==> flow/design.v <==
module register_async #(
  parameter integer WIDTH                 = 8
) (
  input  wire                             clk,
  input  wire                             reset,
  input  wire                             enable,
  input  wire        [ WIDTH -1 : 0 ]     in,
  output wire        [ WIDTH -1 : 0 ]     out
);
  reg [ WIDTH -1 : 0 ] out_reg;
  always @(posedge clk or posedge reset)
  begin
    if (reset)
      out_reg <= 'b0;
    else if (enable)
      out_reg <= in;
  end
  assign out = out_reg;
endmodule
module signed_adder #(
  parameter integer IN1_WIDTH             = 8,
  parameter integer IN2_WIDTH             = 8,
  parameter integer OUT_WIDTH             = 8
) (
  input  wire signed [ IN1_WIDTH  -1 : 0 ] a,
  input  wire signed [ IN2_WIDTH  -1 : 0 ] b,
  output wire signed [ OUT_WIDTH  -1 : 0 ] out
);
assign out = a + b;
endmodule
module accumulator #(
  parameter integer IN_WIDTH              = 8,
  parameter integer OUT_WIDTH             = 8
) (
  input  wire                             clk,
  input  wire                             reset,
  input  wire                             clear,
  input  wire signed [ IN_WIDTH  -1 : 0 ] in,
  output wire signed [ OUT_WIDTH -1 : 0 ] out
);
wire signed [OUT_WIDTH-1:0] next_out = clear ? in : in + out;
register_async #(
  .WIDTH        ( OUT_WIDTH   )
) acc_reg_inst (
  .clk          ( clk         ),
  .reset        ( reset       ),
  .enable       ( 1'b1        ),
  .in           ( next_out    ),
  .out          ( out         )
);
endmodule
module signed_spatial_mult #(
  parameter integer PRECISION                     = 8,                                    
  parameter integer L_PRECISION                   = 2,                                     
  parameter integer TOP_MODULE                    = 1,                                     
  parameter integer A_SIGN_EXTEND                 = 0,                                     
  parameter integer B_SIGN_EXTEND                 = 0,                                     
  parameter integer IN_WIDTH                      = (PRECISION/L_PRECISION) * PRECISION,   
  parameter integer A_WIDTH                       = IN_WIDTH,                              
  parameter integer B_WIDTH                       = IN_WIDTH,                              
  parameter integer OUT_WIDTH                     = PRECISION * 2 + A_SIGN_EXTEND + B_SIGN_EXTEND,                         
  parameter integer NUM_LEVELS                    = $clog2(PRECISION/L_PRECISION),         
  parameter integer MODE_WIDTH                    = 2 * NUM_LEVELS,                        
  parameter integer HALF_PRECISION                = PRECISION / 2                          
) (
  input                                           clk,
  input                                           reset,
  input  wire        [ 2              -1 : 0 ]    prev_level_mode,
  input  wire        [ MODE_WIDTH     -1 : 0 ]    mode,
  input  wire        [ A_WIDTH        -1 : 0 ]    a,
  input  wire        [ B_WIDTH        -1 : 0 ]    b,
  output wire        [ OUT_WIDTH      -1 : 0 ]    out
);
genvar ii, jj, kk;
generate
    wire [2-1:0] higher_level_mode;
    if (TOP_MODULE == 1)
      assign higher_level_mode = 2'b0;
    else
      assign higher_level_mode = prev_level_mode;
    localparam integer A_SIGNED_WIDTH = A_WIDTH + A_SIGN_EXTEND;
    localparam integer B_SIGNED_WIDTH = B_WIDTH + B_SIGN_EXTEND;
    wire signed [ A_SIGNED_WIDTH -1 : 0 ] a_signed;
    wire signed [ B_SIGNED_WIDTH -1 : 0 ] b_signed;
    wire signed [ OUT_WIDTH      -1 : 0 ] out_signed;
    wire a_mode, b_mode;
    assign {a_mode, b_mode} = prev_level_mode;
    assign a_signed = {a_mode && a[IN_WIDTH-1], a};
    assign b_signed = {b_mode && b[IN_WIDTH-1], b};
  if (PRECISION == L_PRECISION)
  begin: FULL_PRECISION  
    assign out_signed = a_signed * b_signed;
    assign out = out_signed;
  end
  else
  begin: LP_MULT_INST
    wire [1:0] curr_level_mode = mode[MODE_WIDTH-1:MODE_WIDTH-2];
    localparam integer LP_MULT_IN_W = IN_WIDTH / 4;
    wire [ LP_MULT_IN_W - 1 : 0 ] a_0;
    wire [ LP_MULT_IN_W - 1 : 0 ] a_1;
    wire [ LP_MULT_IN_W - 1 : 0 ] a_2;
    wire [ LP_MULT_IN_W - 1 : 0 ] a_3;
    wire [ LP_MULT_IN_W - 1 : 0 ] b_0;
    wire [ LP_MULT_IN_W - 1 : 0 ] b_1;
    wire [ LP_MULT_IN_W - 1 : 0 ] b_2;
    wire [ LP_MULT_IN_W - 1 : 0 ] b_3;
    localparam integer II_MAX = PRECISION/(L_PRECISION*2);
    localparam integer JJ_MAX = PRECISION/(L_PRECISION*2); 
    if (TOP_MODULE == 1)
    begin: B_TRANSPOSE
      for (ii=0; ii<II_MAX; ii=ii+1)
      begin: LOOP_II
        for (jj=0; jj<JJ_MAX; jj=jj+1)
        begin: LOOP_JJ
          for (kk=0; kk<L_PRECISION; kk=kk+1)
          begin: LOOP_KK
            assign b_0[kk+L_PRECISION*(jj+ii*JJ_MAX)] = b[kk+L_PRECISION*((ii + 0     )+(jj + 0     )*JJ_MAX*2)];
            assign b_1[kk+L_PRECISION*(jj+ii*JJ_MAX)] = b[kk+L_PRECISION*((ii + 0     )+(jj + II_MAX)*JJ_MAX*2)];
            assign b_2[kk+L_PRECISION*(jj+ii*JJ_MAX)] = b[kk+L_PRECISION*((ii + JJ_MAX)+(jj + 0     )*JJ_MAX*2)];
            assign b_3[kk+L_PRECISION*(jj+ii*JJ_MAX)] = b[kk+L_PRECISION*((ii + JJ_MAX)+(jj + II_MAX)*JJ_MAX*2)];
          end
        end
      end
    end else
    begin
      for (ii=0; ii<II_MAX; ii=ii+1)
      begin: LOOP_II
        for (jj=0; jj<JJ_MAX; jj=jj+1)
        begin: LOOP_JJ
          for (kk=0; kk<L_PRECISION; kk=kk+1)
          begin: LOOP_KK
            assign b_0[kk+L_PRECISION*(jj+ii*JJ_MAX)] = b[kk+L_PRECISION*((jj + 0     )+(ii + 0     )*JJ_MAX*2)];
            assign b_1[kk+L_PRECISION*(jj+ii*JJ_MAX)] = b[kk+L_PRECISION*((jj + JJ_MAX)+(ii + 0     )*JJ_MAX*2)];
            assign b_2[kk+L_PRECISION*(jj+ii*JJ_MAX)] = b[kk+L_PRECISION*((jj + 0     )+(ii + II_MAX)*JJ_MAX*2)];
            assign b_3[kk+L_PRECISION*(jj+ii*JJ_MAX)] = b[kk+L_PRECISION*((jj + JJ_MAX)+(ii + II_MAX)*JJ_MAX*2)];
          end
        end
      end
    end
    for (ii=0; ii<II_MAX; ii=ii+1)
    begin: LOOP_II
      for (jj=0; jj<JJ_MAX; jj=jj+1)
      begin: LOOP_JJ
        for (kk=0; kk<L_PRECISION; kk=kk+1)
        begin: LOOP_KK
          assign a_0[kk+L_PRECISION*(jj+ii*JJ_MAX)] = a[kk+L_PRECISION*((jj + 0     )+(ii + 0     )*JJ_MAX*2)];
          assign a_1[kk+L_PRECISION*(jj+ii*JJ_MAX)] = a[kk+L_PRECISION*((jj + JJ_MAX)+(ii + 0     )*JJ_MAX*2)];
          assign a_2[kk+L_PRECISION*(jj+ii*JJ_MAX)] = a[kk+L_PRECISION*((jj + 0     )+(ii + II_MAX)*JJ_MAX*2)];
          assign a_3[kk+L_PRECISION*(jj+ii*JJ_MAX)] = a[kk+L_PRECISION*((jj + JJ_MAX)+(ii + II_MAX)*JJ_MAX*2)];
        end
      end
    end
    wire signed [ PRECISION + 1             + 1             -1 : 0 ] pp_0;
    wire signed [ PRECISION + A_SIGN_EXTEND + 1             -1 : 0 ] pp_1;
    wire signed [ PRECISION + 1             + B_SIGN_EXTEND -1 : 0 ] pp_2;
    wire signed [ PRECISION + A_SIGN_EXTEND + B_SIGN_EXTEND -1 : 0 ] pp_3;
    wire [MODE_WIDTH-3:0] lower_level_mode;
    if (PRECISION == L_PRECISION*2)
    begin: LAST_LEVEL
      assign lower_level_mode = 'b0;
    end
    else
    begin: NEXT_LEVEL
      assign lower_level_mode = mode[MODE_WIDTH-3:0];
    end
    wire [2-1:0] m0_sign_mode;
    wire [2-1:0] m1_sign_mode;
    wire [2-1:0] m2_sign_mode;
    wire [2-1:0] m3_sign_mode;
    assign m0_sign_mode = curr_level_mode;
    assign m1_sign_mode = {higher_level_mode[1], curr_level_mode[0]};
    assign m2_sign_mode = {curr_level_mode[1], higher_level_mode[0]};
    assign m3_sign_mode = higher_level_mode;
    signed_spatial_mult #(HALF_PRECISION, L_PRECISION, 0, 1            , 1            ) m0 (clk, reset, m0_sign_mode, lower_level_mode, a_0, b_0, pp_0);
    signed_spatial_mult #(HALF_PRECISION, L_PRECISION, 0, A_SIGN_EXTEND, 1            ) m1 (clk, reset, m1_sign_mode, lower_level_mode, a_1, b_1, pp_1);
    signed_spatial_mult #(HALF_PRECISION, L_PRECISION, 0, 1            , B_SIGN_EXTEND) m2 (clk, reset, m2_sign_mode, lower_level_mode, a_2, b_2, pp_2);
    signed_spatial_mult #(HALF_PRECISION, L_PRECISION, 0, A_SIGN_EXTEND, B_SIGN_EXTEND) m3 (clk, reset, m3_sign_mode, lower_level_mode, a_3, b_3, pp_3);
    wire signed [OUT_WIDTH-1:0] spp_0;
    wire signed [OUT_WIDTH-1:0] spp_1;
    wire signed [OUT_WIDTH-1:0] spp_2;
    wire signed [OUT_WIDTH-1:0] spp_3;
    reg [1:0] s_0;
    reg [1:0] s_1;
    reg [1:0] s_2;
    reg [1:0] s_3;
    always @(*) begin
      case (curr_level_mode)
        0: begin
          s_0 = 2'd0;
          s_1 = 2'd1;
          s_2 = 2'd1;
          s_3 = 2'd2;
        end
        1: begin
          s_0 = 2'd0;
          s_1 = 2'd1;
          s_2 = 2'd0;
          s_3 = 2'd1;
        end
        2: begin
          s_0 = 2'd0;
          s_1 = 2'd0;
          s_2 = 2'd1;
          s_3 = 2'd1;
        end
        3: begin
          s_0 = 2'd0;
          s_1 = 2'd0;
          s_2 = 2'd0;
          s_3 = 2'd0;
        end
      endcase
    end
    assign spp_0 = pp_0 <<< (s_0 * HALF_PRECISION);
    assign spp_1 = pp_1 <<< (s_1 * HALF_PRECISION);
    assign spp_2 = pp_2 <<< (s_2 * HALF_PRECISION);
    assign spp_3 = pp_3 <<< (s_3 * HALF_PRECISION);
    assign out = spp_0 + spp_1 + spp_2 + spp_3;
  end  
  endgenerate
endmodule
module systolic_array #(
  parameter integer ARRAY_N               = 4,
  parameter integer ARRAY_M               = 2,
  parameter integer PMAX                  = 8,
  parameter integer PMIN                  = 2,
  parameter integer ACT_WIDTH             = ARRAY_N * PMAX * (PMAX/PMIN),
  parameter integer WGT_WIDTH             = ARRAY_M * ARRAY_N * PMAX * (PMAX/PMIN),
  parameter integer ACCUMULATOR_WIDTH     = 4 * PMAX,
  parameter integer OUT_WIDTH             = ARRAY_M * ACCUMULATOR_WIDTH,
  parameter integer MODE_WIDTH            = $clog2(PMAX/PMIN) * 2
) (
  input  wire                               clk,
  input  wire                               reset,
  input  wire                               out_valid,
  input  wire                               acc_clear,
  input  wire        [ ACT_WIDTH  -1 : 0 ]  activation_in,
  input  wire        [ WGT_WIDTH  -1 : 0 ]  weight_in,
  input  wire        [ MODE_WIDTH -1 : 0 ]  mode,
  output wire        [ OUT_WIDTH  -1 : 0 ]  activation_out,
  output wire                               activation_valid
);
  localparam integer MULT_IN_WIDTH = PMAX * PMAX / PMIN;
  localparam integer MULT_OUT_WIDTH = 2 * PMAX;
  localparam integer ADDER_OUT_WIDTH = 2 * PMAX + $clog2(ARRAY_N);
  localparam integer SYSTOLIC_OUT_WIDTH = ADDER_OUT_WIDTH * ARRAY_M;
  wire        [ OUT_WIDTH          -1 : 0 ]  accumulator_out;
  wire        [ SYSTOLIC_OUT_WIDTH -1 : 0 ]  systolic_out;
  wire        [ ARRAY_M            -1 : 0 ]  systolic_out_valid;
  wire        [ ARRAY_M            -1 : 0 ]  _systolic_out_valid;
  wire        [ ARRAY_M            -1 : 0 ]  systolic_acc_clear;
  wire        [ ARRAY_M            -1 : 0 ]  _systolic_acc_clear;
  genvar n, m;
  generate
  for (m=0; m<ARRAY_M; m=m+1)
  begin: LOOP_INPUT_FORWARD
    for (n=0; n<ARRAY_N; n=n+1)
    begin: LOOP_OUTPUT_FORWARD
      wire        [ MULT_IN_WIDTH   -1 : 0 ] a;          
      wire        [ MULT_IN_WIDTH   -1 : 0 ] b;          
      wire signed [ MULT_OUT_WIDTH  -1 : 0 ] mult_out;   
      wire signed [ ADDER_OUT_WIDTH -1 : 0 ] mac_out;    
      wire        [ ADDER_OUT_WIDTH -1 : 0 ] adder_out;  
      if (m == 0)
      begin
        assign a = activation_in[n*MULT_IN_WIDTH+:MULT_IN_WIDTH];
      end
      else
      begin
        wire  [ MULT_IN_WIDTH -1 : 0 ] fwd_a;
        assign fwd_a = LOOP_INPUT_FORWARD[m-1].LOOP_OUTPUT_FORWARD[n].a;
        register_async #(MULT_IN_WIDTH) fwd_a_reg (clk, reset, 1'b1, fwd_a, a);
      end
      assign b = weight_in[(n + m*ARRAY_N)*MULT_IN_WIDTH+:MULT_IN_WIDTH];
      signed_spatial_mult #(
       .PRECISION           ( PMAX              ),   
       .L_PRECISION         ( PMIN              ),   
       .TOP_MODULE          ( 1                 )    
      ) mult_inst (
        .clk                ( clk               ),   
        .reset              ( reset             ),   
        .prev_level_mode    ( 2'b0              ),   
        .mode               ( mode              ),   
        .a                  ( a                 ),   
        .b                  ( b                 ),   
        .out                ( mult_out          )    
      );
      if (n > 0)
      begin: ADD_MULT_OUT
        wire signed [ ADDER_OUT_WIDTH -1 : 0 ] prev_mac_out;
        assign prev_mac_out = LOOP_INPUT_FORWARD[m].LOOP_OUTPUT_FORWARD[n-1].adder_out;
        signed_adder #(
          .IN1_WIDTH        ( MULT_OUT_WIDTH    ),
          .IN2_WIDTH        ( ADDER_OUT_WIDTH   ),
          .OUT_WIDTH        ( ADDER_OUT_WIDTH   )
        ) adder_inst (
          .a                ( mult_out          ),
          .b                ( prev_mac_out      ),
          .out              ( mac_out           )
        );
      end
      else
      begin
        assign mac_out = mult_out;
      end
      wire enable;
      assign enable = 1'b1;
      register_async #(
        .WIDTH              ( ADDER_OUT_WIDTH   )
      ) reg_inst (
        .clk                ( clk               ),   
        .reset              ( reset             ),   
        .enable             ( enable            ),   
        .in                 ( mac_out           ),   
        .out                ( adder_out         )    
      );
      if (n == ARRAY_N - 1)
      begin
        assign systolic_out[m*ADDER_OUT_WIDTH+:ADDER_OUT_WIDTH] = adder_out;
      end
    end
  end
  endgenerate
  register_async #(1) out_valid_delay1 (clk, reset, 1'b1, out_valid, _systolic_out_valid[0]);
  register_async #(1) out_valid_delay2 (clk, reset, 1'b1, _systolic_out_valid[0], systolic_out_valid[0]);
  register_async #(1) acc_clear_delay1 (clk, reset, 1'b1, acc_clear, _systolic_acc_clear[0]);
  assign systolic_acc_clear[0] = _systolic_acc_clear[0];
  genvar i;
  generate
  for (i=1; i<ARRAY_M; i=i+1)
  begin: CLEAR_AND_VALID
    register_async #(1) out_valid_delay2 (clk, reset, 1'b1, systolic_out_valid[i-1], systolic_out_valid[i]);
    register_async #(1) acc_clear_delay1 (clk, reset, 1'b1, systolic_acc_clear[i-1], systolic_acc_clear[i]);
  end
  endgenerate
  assign activation_out = accumulator_out;
  assign activation_valid = |systolic_out_valid;  
  generate
  for (i=0; i<ARRAY_M; i=i+1)
  begin: ACCUMULATOR
    wire acc_clr;
    wire [ADDER_OUT_WIDTH-1:0] acc_in;
    wire [ACCUMULATOR_WIDTH-1:0] acc_out;
    wire acc_out_valid;
    assign acc_clr = systolic_acc_clear[i];
    assign acc_in = systolic_out[i * ADDER_OUT_WIDTH +: ADDER_OUT_WIDTH];
    assign accumulator_out[ACCUMULATOR_WIDTH*i+:ACCUMULATOR_WIDTH] = acc_out;
    assign acc_out_valid = systolic_out_valid[i];
    accumulator #(
      .IN_WIDTH           ( ADDER_OUT_WIDTH     ),
      .OUT_WIDTH          ( ACCUMULATOR_WIDTH   )
    ) acc_inst (
      .clk                ( clk                 ),
      .reset              ( reset               ),
      .clear              ( acc_clr             ),
      .in                 ( acc_in              ),
      .out                ( acc_out             )
    );
  end
  endgenerate
endmodule
Wiki page: systolic_array / tool data

* Step by step through the tools: systolic_array
Module systolic_array before and after one edit of its RTL, step after step.
Lines under "unedited" count in the file above, lines under "edited" in the edited file.
"difference" is "edited" less "unedited", of the values as shown.
Operators: Yosys type, input widths -> output width; for muxes data width and select width s.
The mark - stands for no value.
- Top :: systolic_array
- Clock :: clk
- Library :: sky130hd
- Library corner :: tt_025C_1v80

* The edit
Unified diff, file above to edited file.
A script made this edit. It changes what the design does and was not meant as an optimisation.
#+begin_src diff
@@ -221,5 +221,5 @@
 endmodule
 module systolic_array #(
-  parameter integer ARRAY_N               = 4,
+  parameter integer ARRAY_N               = 8,
   parameter integer ARRAY_M               = 2,
   parameter integer PMAX                  = 8,
#+end_src

* After elaboration
Yosys after proc, flatten, opt, wreduce and memory -nomap, before mapping. Enables and synchronous resets that opt folds into registers are not counted as muxes. Memory bits, and registers merged into a memory's read port (data or address), are not among the register bits. Print and check cells are not counted. Equal cells are merged and count once.
** Bit counts
- register bits :: unedited 335, edited 617, difference +282
- bits of input ports :: unedited 392, edited 776, difference +384
- output and inout port bits :: unedited 65, edited 65, difference 0
- cells after elaboration :: unedited 658, edited 1278, difference +620
** Operators by class
- add/sub/neg operators :: unedited 128, edited 256, difference +128
- $mul :: unedited 128, edited 256, difference +128
- equality and inequality tests :: unedited 6, edited 6, difference 0
- shift operators :: unedited 160, edited 320, difference +160
- multiplexer cells :: unedited 10, edited 10, difference 0
- reductions and logical operators :: unedited 207, edited 399, difference +192
** Operators with widths
- $logic_and 1x1->1 :: unedited 192, edited 384, difference +192
- $mul 3x3->6 :: unedited 72, edited 144, difference +72
- $add 9x9->9 :: unedited 48, edited 96, difference +48
- $sshl 5x3->9 :: unedited 32, edited 64, difference +32
- $sshl 6x3->10 :: unedited 32, edited 64, difference +32
- $sshl 6x3->9 :: unedited 32, edited 64, difference +32
- $add 10x10->10 :: unedited 24, edited 48, difference +24
- $add 16x16->16 :: unedited 24, edited 48, difference +24
- $add 8x8->8 :: unedited 24, edited 48, difference +24
- $mul 2x3->5 :: unedited 24, edited 48, difference +24
- $mul 3x2->5 :: unedited 24, edited 48, difference +24
- $sshl 5x3->8 :: unedited 16, edited 32, difference +16
- $sshl 9x4->16 :: unedited 16, edited 32, difference +16
- $mul 2x2->4 :: unedited 8, edited 16, difference +8
- $sshl 10x4->16 :: unedited 8, edited 16, difference +8
- $sshl 4x3->8 :: unedited 8, edited 16, difference +8
- $sshl 6x3->8 :: unedited 8, edited 16, difference +8
- $sshl 8x4->16 :: unedited 8, edited 16, difference +8
- $add 16x19->19 :: unedited 0, edited 8, difference +8
- $add 16x18->18 :: unedited 2, edited 0, difference -2
- $add 18x32->32 :: unedited 2, edited 0, difference -2
- $add 16x18->19 :: unedited 0, edited 2, difference +2
- $add 19x32->32 :: unedited 0, edited 2, difference +2
- $reduce_or 2->1 :: unedited 11, edited 11, difference 0
- $eq 2x2->1 const B :: unedited 4, edited 4, difference 0
- $pmux 2 s2 :: unedited 4, edited 4, difference 0
- $add 16x16->17 :: unedited 2, edited 2, difference 0
- $add 16x17->18 :: unedited 2, edited 2, difference 0
Not every row of either side is listed.

* Logic depth
Yosys ltp: most cells in a row. Word level: on the elaborated netlist, between registers, memories and ports. Mapped: between sequential cells and ports; inverters and the memories' decode and read muxes count.
** Logic depth
- word-level depth :: unedited 12, edited 12, difference 0
- ABC_AREA :: unedited 0, edited 0
- depth in mapped cells :: unedited 44, edited 48, difference +4
- gate-level depth less buffers :: unedited 42, edited 45, difference +3

* Mapped cells and area
The flow's flattened synthesis, as Yosys stat reports it; memories are mapped. The netlist is that of the ABC_AREA named above (0 if unset); the other value can give another one.
** Cell types
- sky130_fd_sc_hd__inv_1 :: unedited 1892, edited 3525, difference +1633
- sky130_fd_sc_hd__fa_1 :: unedited 1155, edited 2312, difference +1157
- sky130_fd_sc_hd__nand2_1 :: unedited 1062, edited 2117, difference +1055
- sky130_fd_sc_hd__ha_1 :: unedited 1047, edited 2098, difference +1051
- sky130_fd_sc_hd__xnor2_1 :: unedited 629, edited 1286, difference +657
- sky130_fd_sc_hd__nor2_1 :: unedited 587, edited 1215, difference +628
- sky130_fd_sc_hd__a21oi_1 :: unedited 686, edited 1224, difference +538
- sky130_fd_sc_hd__dfrtp_1 :: unedited 335, edited 617, difference +282
- sky130_fd_sc_hd__o21ai_0 :: unedited 275, edited 495, difference +220
- sky130_fd_sc_hd__and2_1 :: unedited 205, edited 423, difference +218
- sky130_fd_sc_hd__clkbuf_1 :: unedited 190, edited 394, difference +204
- sky130_fd_sc_hd__nand3_1 :: unedited 181, edited 363, difference +182
- sky130_fd_sc_hd__xor2_1 :: unedited 207, edited 381, difference +174
- sky130_fd_sc_hd__a21o_1 :: unedited 146, edited 305, difference +159
- sky130_fd_sc_hd__or2_2 :: unedited 163, edited 313, difference +150
- sky130_fd_sc_hd__nand2b_1 :: unedited 130, edited 275, difference +145
- sky130_fd_sc_hd__mux2i_1 :: unedited 93, edited 190, difference +97
- sky130_fd_sc_hd__o21bai_1 :: unedited 126, edited 218, difference +92
Not every row of either side is listed.
** Synthesis totals
- mapped cells :: unedited 9743, edited 19055, difference +9312
- chip area (Yosys) (sq um) :: unedited 82233.9, edited 161743.9, difference +79510.0
- area of sequential cells (sq um) :: unedited 8383.0, edited 15439.8, difference +7056.8
- flip-flop cells :: unedited 335, edited 617, difference +282
- buffer cells :: unedited 237, edited 471, difference +234
The figures by module come from a second, unflattened synthesis with its own total; it is not the netlist above.
** Unflattened totals
- cells (unflattened synthesis) :: unedited 10762, edited 21370, difference +10608
- area (unflattened synthesis) (sq um) :: unedited 97430.9, edited 192905.0, difference +95474.1
Rows give one instance, submodules left out.
** Modules, unedited
- signed_spatial_mult :: instances 72, cells 30, area 260.2 sq um, seq. area 0.0 sq um
- signed_spatial_mult :: instances 8, cells 226, area 1841.8 sq um, seq. area 0.0 sq um
- signed_spatial_mult :: instances 8, cells 141, area 1144.8 sq um, seq. area 0.0 sq um
- signed_spatial_mult :: instances 8, cells 129, area 1052.3 sq um, seq. area 0.0 sq um
- signed_spatial_mult :: instances 8, cells 129, area 1052.3 sq um, seq. area 0.0 sq um
- register_async #(WIDTH=32) :: instances 6, cells 69, area 1348.8 sq um, seq. area 800.8 sq um
- signed_spatial_mult :: instances 8, cells 107, area 898.4 sq um, seq. area 0.0 sq um
- register_async #(WIDTH=18) :: instances 8, cells 39, area 725.7 sq um, seq. area 450.4 sq um
- signed_adder :: instances 6, cells 129, area 918.4 sq um, seq. area 0.0 sq um
- accumulator :: instances 2, cells 298, area 2079.5 sq um, seq. area 0.0 sq um
- signed_spatial_mult :: instances 24, cells 12, area 132.6 sq um, seq. area 0.0 sq um
- signed_spatial_mult :: instances 24, cells 12, area 132.6 sq um, seq. area 0.0 sq um
- signed_spatial_mult :: instances 8, cells 7, area 76.3 sq um, seq. area 0.0 sq um
- register_async #(WIDTH=1) :: instances 5, cells 3, area 43.8 sq um, seq. area 25.0 sq um
- systolic_array :: instances 1, cells 3, area 13.8 sq um, seq. area 0.0 sq um
** Modules, edited
- signed_spatial_mult :: instances 144, cells 30, area 260.2 sq um, seq. area 0.0 sq um
- signed_spatial_mult :: instances 16, cells 257, area 2050.7 sq um, seq. area 0.0 sq um
- signed_spatial_mult :: instances 16, cells 141, area 1144.8 sq um, seq. area 0.0 sq um
- signed_spatial_mult :: instances 16, cells 129, area 1059.8 sq um, seq. area 0.0 sq um
- signed_spatial_mult :: instances 16, cells 129, area 1052.3 sq um, seq. area 0.0 sq um
- signed_spatial_mult :: instances 16, cells 107, area 898.4 sq um, seq. area 0.0 sq um
- register_async #(WIDTH=32) :: instances 10, cells 69, area 1348.8 sq um, seq. area 800.8 sq um
- signed_adder :: instances 14, cells 118, area 874.6 sq um, seq. area 0.0 sq um
- register_async #(WIDTH=19) :: instances 16, cells 41, area 762.0 sq um, seq. area 475.5 sq um
- signed_spatial_mult :: instances 48, cells 12, area 132.6 sq um, seq. area 0.0 sq um
- signed_spatial_mult :: instances 48, cells 12, area 132.6 sq um, seq. area 0.0 sq um
- accumulator :: instances 2, cells 281, area 2011.9 sq um, seq. area 0.0 sq um
- signed_spatial_mult :: instances 16, cells 7, area 76.3 sq um, seq. area 0.0 sq um
- register_async #(WIDTH=1) :: instances 5, cells 3, area 43.8 sq um, seq. area 25.0 sq um
- systolic_array :: instances 1, cells 3, area 13.8 sq um, seq. area 0.0 sq um

* Path before layout
Path of least setup slack by OpenSTA after synthesis, without wires, with an ideal clock, recovery checks aside; 20% of the period is set as input and as output delay. Where synthesis merged equal registers, the netlist keeps one of their names.
** Timing path after synthesis
- kind :: unedited input to register, edited input to register
- start :: unedited input mode[1], edited input mode[1]
- end :: unedited register LOOP_INPUT_FORWARD[1].LOOP_OUTPUT_FORWARD[3].reg_inst.out_reg[17], edited register LOOP_INPUT_FORWARD[1].LOOP_OUTPUT_FORWARD[6].reg_inst.out_reg[18]
- period (ps) :: unedited 11000, edited 11000, difference 0
- input delay (ps) :: unedited 2200, edited 2200, difference 0
- library setup time (ps) :: unedited 134, edited 80, difference -54
- time at the first pin (ps) :: unedited 2200, edited 2200, difference 0
- arrival time (ps) :: unedited 11672, edited 12432, difference +760
- required time (ps) :: unedited 10866, edited 10920, difference +54
- setup slack (ps) :: unedited -806, edited -1512, difference -706
- delay of the path (ps) :: unedited 9606, edited 10312, difference +706
- stages :: unedited 42, edited 44, difference +2
- buffers on the path :: unedited 4, edited 5, difference +1
- synthesis period reached (ps) :: unedited 11806, edited 12512, difference +706
"delay of the path" is the arrival time less input delay plus setup time.
"stages" counts driving pins, that of a launching flip-flop among them; a cell with two outputs on the path counts twice.
"synthesis period reached" is the clock period less the worst setup slack; recovery checks do not enter. This is arithmetic on one report: input and output delays are still those of the set period (20% each).
Between the ends stands the longest chain of elaborated cells between them, by number of cells; it is not shown to be the way that was timed. Of several equally long chains one is given.
Each line given opens the expression or statement behind the cell; cells for indexed reads and writes are added by Yosys, which also makes memories of some case tables.
Between the ends, after synthesis, unedited:
- Cell sequence :: sky130_fd_sc_hd__clkbuf_1 > sky130_fd_sc_hd__buf_1 > sky130_fd_sc_hd__clkbuf_1 > sky130_fd_sc_hd__clkbuf_1 > sky130_fd_sc_hd__nand3_1 > sky130_fd_sc_hd__inv_1 > sky130_fd_sc_hd__fa_1 > sky130_fd_sc_hd__ha_1 > sky130_fd_sc_hd__ha_1 > sky130_fd_sc_hd__fa_1 > sky130_fd_sc_hd__xnor2_1 > sky130_fd_sc_hd__xnor2_1 > sky130_fd_sc_hd__nand2_1 > sky130_fd_sc_hd__o21a_1 > sky130_fd_sc_hd__fa_1 > sky130_fd_sc_hd__inv_1 > sky130_fd_sc_hd__fa_1 > sky130_fd_sc_hd__inv_1 > [6 not listed] > sky130_fd_sc_hd__xnor2_1 > sky130_fd_sc_hd__inv_1 > sky130_fd_sc_hd__nor2_1 > sky130_fd_sc_hd__a21oi_1 > sky130_fd_sc_hd__fa_1 > sky130_fd_sc_hd__fa_1 > sky130_fd_sc_hd__inv_1 > sky130_fd_sc_hd__ha_1 > sky130_fd_sc_hd__nand2_1 > sky130_fd_sc_hd__o21ai_0 > sky130_fd_sc_hd__or4_1 > sky130_fd_sc_hd__and4_1 > sky130_fd_sc_hd__or3_1 > sky130_fd_sc_hd__ha_1 > sky130_fd_sc_hd__and3_1 > sky130_fd_sc_hd__o21ai_0 > sky130_fd_sc_hd__a31o_2 > sky130_fd_sc_hd__xnor3_1
- Cells in the longest elaborated chain :: 12
- Elaborated cells between the ends (all ways) :: 66
- Source lines of those cells :: 9
- Those cells by class :: add/sub: 16; mul: 8; eq/ne: 3; shift: 20; mux: 4; reduce/logical: 15
** RTL lines, path after synthesis, unedited
- from (decl) :: line 239 : input  wire        [ MODE_WIDTH -1 : 0 ]  mode,
- $eq 2x2->1 :: line 187 : case (curr_level_mode)
- $reduce_or 4->1
- $mux 2 :: line 187
- $sshl 6x3->10 :: line 214 : assign spp_0 = pp_0 <<< (s_0 * HALF_PRECISION);
- $add 10x10->10 (3 in a row) :: line 218 : assign out = spp_0 + spp_1 + spp_2 + spp_3;
- $sshl 10x4->16 :: line 214
- $add 16x16->16 (3 in a row) :: line 218
- $add 16x18->18 :: line 29 : assign out = a + b;
- to (assign) :: line 14 : out_reg <= 'b0;
- to (assign) :: line 16 : out_reg <= in;
- to (decl) :: line 10 : reg [ WIDTH -1 : 0 ] out_reg;
Between the ends, after synthesis, edited:
- Cell sequence :: sky130_fd_sc_hd__clkbuf_1 > sky130_fd_sc_hd__clkbuf_1 > sky130_fd_sc_hd__clkbuf_1 > sky130_fd_sc_hd__clkbuf_1 > sky130_fd_sc_hd__clkbuf_1 > sky130_fd_sc_hd__nand3_1 > sky130_fd_sc_hd__fa_1 > sky130_fd_sc_hd__inv_1 > sky130_fd_sc_hd__fa_1 > sky130_fd_sc_hd__ha_1 > sky130_fd_sc_hd__fa_1 > sky130_fd_sc_hd__xnor2_1 > sky130_fd_sc_hd__xnor2_1 > sky130_fd_sc_hd__nand2_1 > sky130_fd_sc_hd__o21a_1 > sky130_fd_sc_hd__fa_1 > sky130_fd_sc_hd__fa_1 > sky130_fd_sc_hd__ha_1 > [8 not listed] > sky130_fd_sc_hd__fa_1 > sky130_fd_sc_hd__inv_1 > sky130_fd_sc_hd__fa_1 > sky130_fd_sc_hd__ha_1 > sky130_fd_sc_hd__inv_1 > sky130_fd_sc_hd__o41ai_1 > sky130_fd_sc_hd__a21oi_1 > sky130_fd_sc_hd__nor2b_1 > sky130_fd_sc_hd__o41ai_1 > sky130_fd_sc_hd__o21ai_0 > sky130_fd_sc_hd__xnor3_1 > sky130_fd_sc_hd__ha_1 > sky130_fd_sc_hd__and3_1 > sky130_fd_sc_hd__a21oi_1 > sky130_fd_sc_hd__o21ai_0 > sky130_fd_sc_hd__o41ai_1 > sky130_fd_sc_hd__xor2_1 > sky130_fd_sc_hd__xnor2_1
- Cells in the longest elaborated chain :: 12
- Elaborated cells between the ends (all ways) :: 66
- Source lines of those cells :: 9
- Those cells by class :: add/sub: 16; mul: 8; eq/ne: 3; shift: 20; mux: 4; reduce/logical: 15
** RTL lines, path after synthesis, edited
- from (decl) :: line 239 : input  wire        [ MODE_WIDTH -1 : 0 ]  mode,
- $eq 2x2->1 :: line 187 : case (curr_level_mode)
- $reduce_or 4->1
- $mux 2 :: line 187
- $sshl 6x3->10 :: line 214 : assign spp_0 = pp_0 <<< (s_0 * HALF_PRECISION);
- $add 10x10->10 (3 in a row) :: line 218 : assign out = spp_0 + spp_1 + spp_2 + spp_3;
- $sshl 10x4->16 :: line 214
- $add 16x16->16 (3 in a row) :: line 218
- $add 16x19->19 :: line 29 : assign out = a + b;
- to (assign) :: line 14 : out_reg <= 'b0;
- to (assign) :: line 16 : out_reg <= in;
- to (decl) :: line 10 : reg [ WIDTH -1 : 0 ] out_reg;

* Worst path after layout
From the final timing report of the runs of set A: the path of least setup slack in the routed layout; clock arrival at registers is part of the times.
The report prints the path's times to 10 ps; the period is as set.
** Timing path after layout
- kind :: unedited input to register, edited input to register
- start :: unedited input weight_in[236], edited input mode[0]
- end :: unedited register LOOP_INPUT_FORWARD[1].LOOP_OUTPUT_FORWARD[3].reg_inst.out_reg[17], edited register LOOP_INPUT_FORWARD[1].LOOP_OUTPUT_FORWARD[5].reg_inst.out_reg[18]
- period (ps) :: unedited 10900, edited 10900, difference 0
- input delay (ps) :: unedited 2180, edited 2180, difference 0
- library setup time (ps) :: unedited 120, edited 110, difference -10
- time at the first pin (ps) :: unedited 2180, edited 2180, difference 0
- arrival time (ps) :: unedited 11210, edited 11450, difference +240
- required time (ps) :: unedited 11500, edited 11710, difference +210
- setup slack (ps) :: unedited 290, edited 270, difference -20
- stages :: unedited 37, edited 42, difference +5
- buffers on the path :: unedited 3, edited 2, difference -1
Between the ends stands the longest chain of elaborated cells between them, by number of cells; it is not shown to be the way that was timed. Of several equally long chains one is given.
Between the ends, after layout, unedited:
- Cell sequence :: sky130_fd_sc_hd__clkdlybuf4s50_1 > sky130_fd_sc_hd__nand3_2 > sky130_fd_sc_hd__fa_1 > sky130_fd_sc_hd__inv_1 > sky130_fd_sc_hd__ha_1 > sky130_fd_sc_hd__a31o_2 > sky130_fd_sc_hd__ha_1 > sky130_fd_sc_hd__fa_2 > sky130_fd_sc_hd__xor2_2 > sky130_fd_sc_hd__xnor2_2 > sky130_fd_sc_hd__nand2b_4 > sky130_fd_sc_hd__o21a_1 > sky130_fd_sc_hd__fa_1 > sky130_fd_sc_hd__inv_1 > sky130_fd_sc_hd__fa_1 > sky130_fd_sc_hd__inv_1 > sky130_fd_sc_hd__ha_4 > sky130_fd_sc_hd__buf_4 > sky130_fd_sc_hd__xnor2_2 > sky130_fd_sc_hd__buf_4 > sky130_fd_sc_hd__mux2i_1 > sky130_fd_sc_hd__fa_1 > sky130_fd_sc_hd__inv_1 > sky130_fd_sc_hd__fa_1 > sky130_fd_sc_hd__ha_1 > sky130_fd_sc_hd__a21oi_2 > sky130_fd_sc_hd__o21bai_1 > sky130_fd_sc_hd__a21oi_2 > sky130_fd_sc_hd__o21ai_2 > sky130_fd_sc_hd__or4_4 > sky130_fd_sc_hd__and4_1 > sky130_fd_sc_hd__or3_4 > sky130_fd_sc_hd__ha_4 > sky130_fd_sc_hd__and3_1 > sky130_fd_sc_hd__o21ai_1 > sky130_fd_sc_hd__a31o_2 > sky130_fd_sc_hd__xnor3_1
- Cells in the longest elaborated chain :: 9
- Elaborated cells between the ends (all ways) :: 9
- Source lines of those cells :: 5
- Those cells by class :: add/sub: 6; mul: 1; shift: 2
** RTL lines, path after layout, unedited
- from (decl) :: line 238 : input  wire        [ WGT_WIDTH  -1 : 0 ]  weight_in,
- $mul 3x3->6 :: line 92 : assign out_signed = a_signed * b_signed;
- $sshl 6x3->9 :: line 215 : assign spp_1 = pp_1 <<< (s_1 * HALF_PRECISION);
- $add 9x9->9 (3 in a row) :: line 218 : assign out = spp_0 + spp_1 + spp_2 + spp_3;
- $sshl 9x4->16 :: line 216 : assign spp_2 = pp_2 <<< (s_2 * HALF_PRECISION);
- $add 16x16->16 (2 in a row) :: line 218
- $add 16x18->18 :: line 29 : assign out = a + b;
- to (assign) :: line 14 : out_reg <= 'b0;
- to (assign) :: line 16 : out_reg <= in;
- to (decl) :: line 10 : reg [ WIDTH -1 : 0 ] out_reg;
Between the ends, after layout, edited:
- Cell sequence :: sky130_fd_sc_hd__buf_16 > sky130_fd_sc_hd__nand2_1 > sky130_fd_sc_hd__or2_2 > sky130_fd_sc_hd__fa_1 > sky130_fd_sc_hd__inv_1 > sky130_fd_sc_hd__ha_1 > sky130_fd_sc_hd__a31o_2 > sky130_fd_sc_hd__ha_1 > sky130_fd_sc_hd__fa_1 > sky130_fd_sc_hd__xor2_1 > sky130_fd_sc_hd__xnor2_1 > sky130_fd_sc_hd__nand2b_1 > sky130_fd_sc_hd__o21a_1 > sky130_fd_sc_hd__fa_1 > sky130_fd_sc_hd__fa_1 > sky130_fd_sc_hd__ha_4 > sky130_fd_sc_hd__nand2_1 > sky130_fd_sc_hd__o21ai_1 > [6 not listed] > sky130_fd_sc_hd__fa_1 > sky130_fd_sc_hd__ha_4 > sky130_fd_sc_hd__inv_1 > sky130_fd_sc_hd__o41ai_4 > sky130_fd_sc_hd__a21oi_1 > sky130_fd_sc_hd__nor2b_1 > sky130_fd_sc_hd__nor2_1 > sky130_fd_sc_hd__xnor2_1 > sky130_fd_sc_hd__buf_4 > sky130_fd_sc_hd__ha_2 > sky130_fd_sc_hd__o21a_1 > sky130_fd_sc_hd__o21ai_2 > sky130_fd_sc_hd__a31oi_2 > sky130_fd_sc_hd__o2111ai_1 > sky130_fd_sc_hd__nand3_1 > sky130_fd_sc_hd__o41a_1 > sky130_fd_sc_hd__xnor2_2 > sky130_fd_sc_hd__xnor2_1
- Cells in the longest elaborated chain :: 12
- Elaborated cells between the ends (all ways) :: 66
- Source lines of those cells :: 9
- Those cells by class :: add/sub: 16; mul: 8; eq/ne: 3; shift: 20; mux: 4; reduce/logical: 15
** RTL lines, path after layout, edited
- from (decl) :: line 239 : input  wire        [ MODE_WIDTH -1 : 0 ]  mode,
- $eq 2x2->1 :: line 187 : case (curr_level_mode)
- $reduce_or 4->1
- $mux 2 :: line 187
- $sshl 6x3->10 :: line 214 : assign spp_0 = pp_0 <<< (s_0 * HALF_PRECISION);
- $add 10x10->10 (3 in a row) :: line 218 : assign out = spp_0 + spp_1 + spp_2 + spp_3;
- $sshl 10x4->16 :: line 214
- $add 16x16->16 (3 in a row) :: line 218
- $add 16x19->19 :: line 29 : assign out = a + b;
- to (assign) :: line 14 : out_reg <= 'b0;
- to (assign) :: line 16 : out_reg <= in;
- to (decl) :: line 10 : reg [ WIDTH -1 : 0 ] out_reg;

* Flow runs
Runs of the flow (Yosys, OpenROAD) on both versions; the two runs of a pair have the same settings. The constraints put input and output delay at 20% of the set period each and load the outputs with 0.01 pF.
Flow settings, set A:
- CORE_UTILIZATION :: 40
- period_ns :: 10.9
- CAP_MARGIN :: 20
- CORE_MARGIN :: 2
- SLEW_MARGIN :: 20
** Results, set A
- area of the synthesized netlist (sq um) :: unedited 82233.9, edited 161743.9, difference +79510.0
- die footprint (sq um) :: unedited 209228.0, edited 409459.0, difference +200231.0
- post-layout utilization (%) :: unedited 50.7, edited 51.8, difference +1.1
- setup slack of the worst path (ps) :: unedited 288, edited 266, difference -22
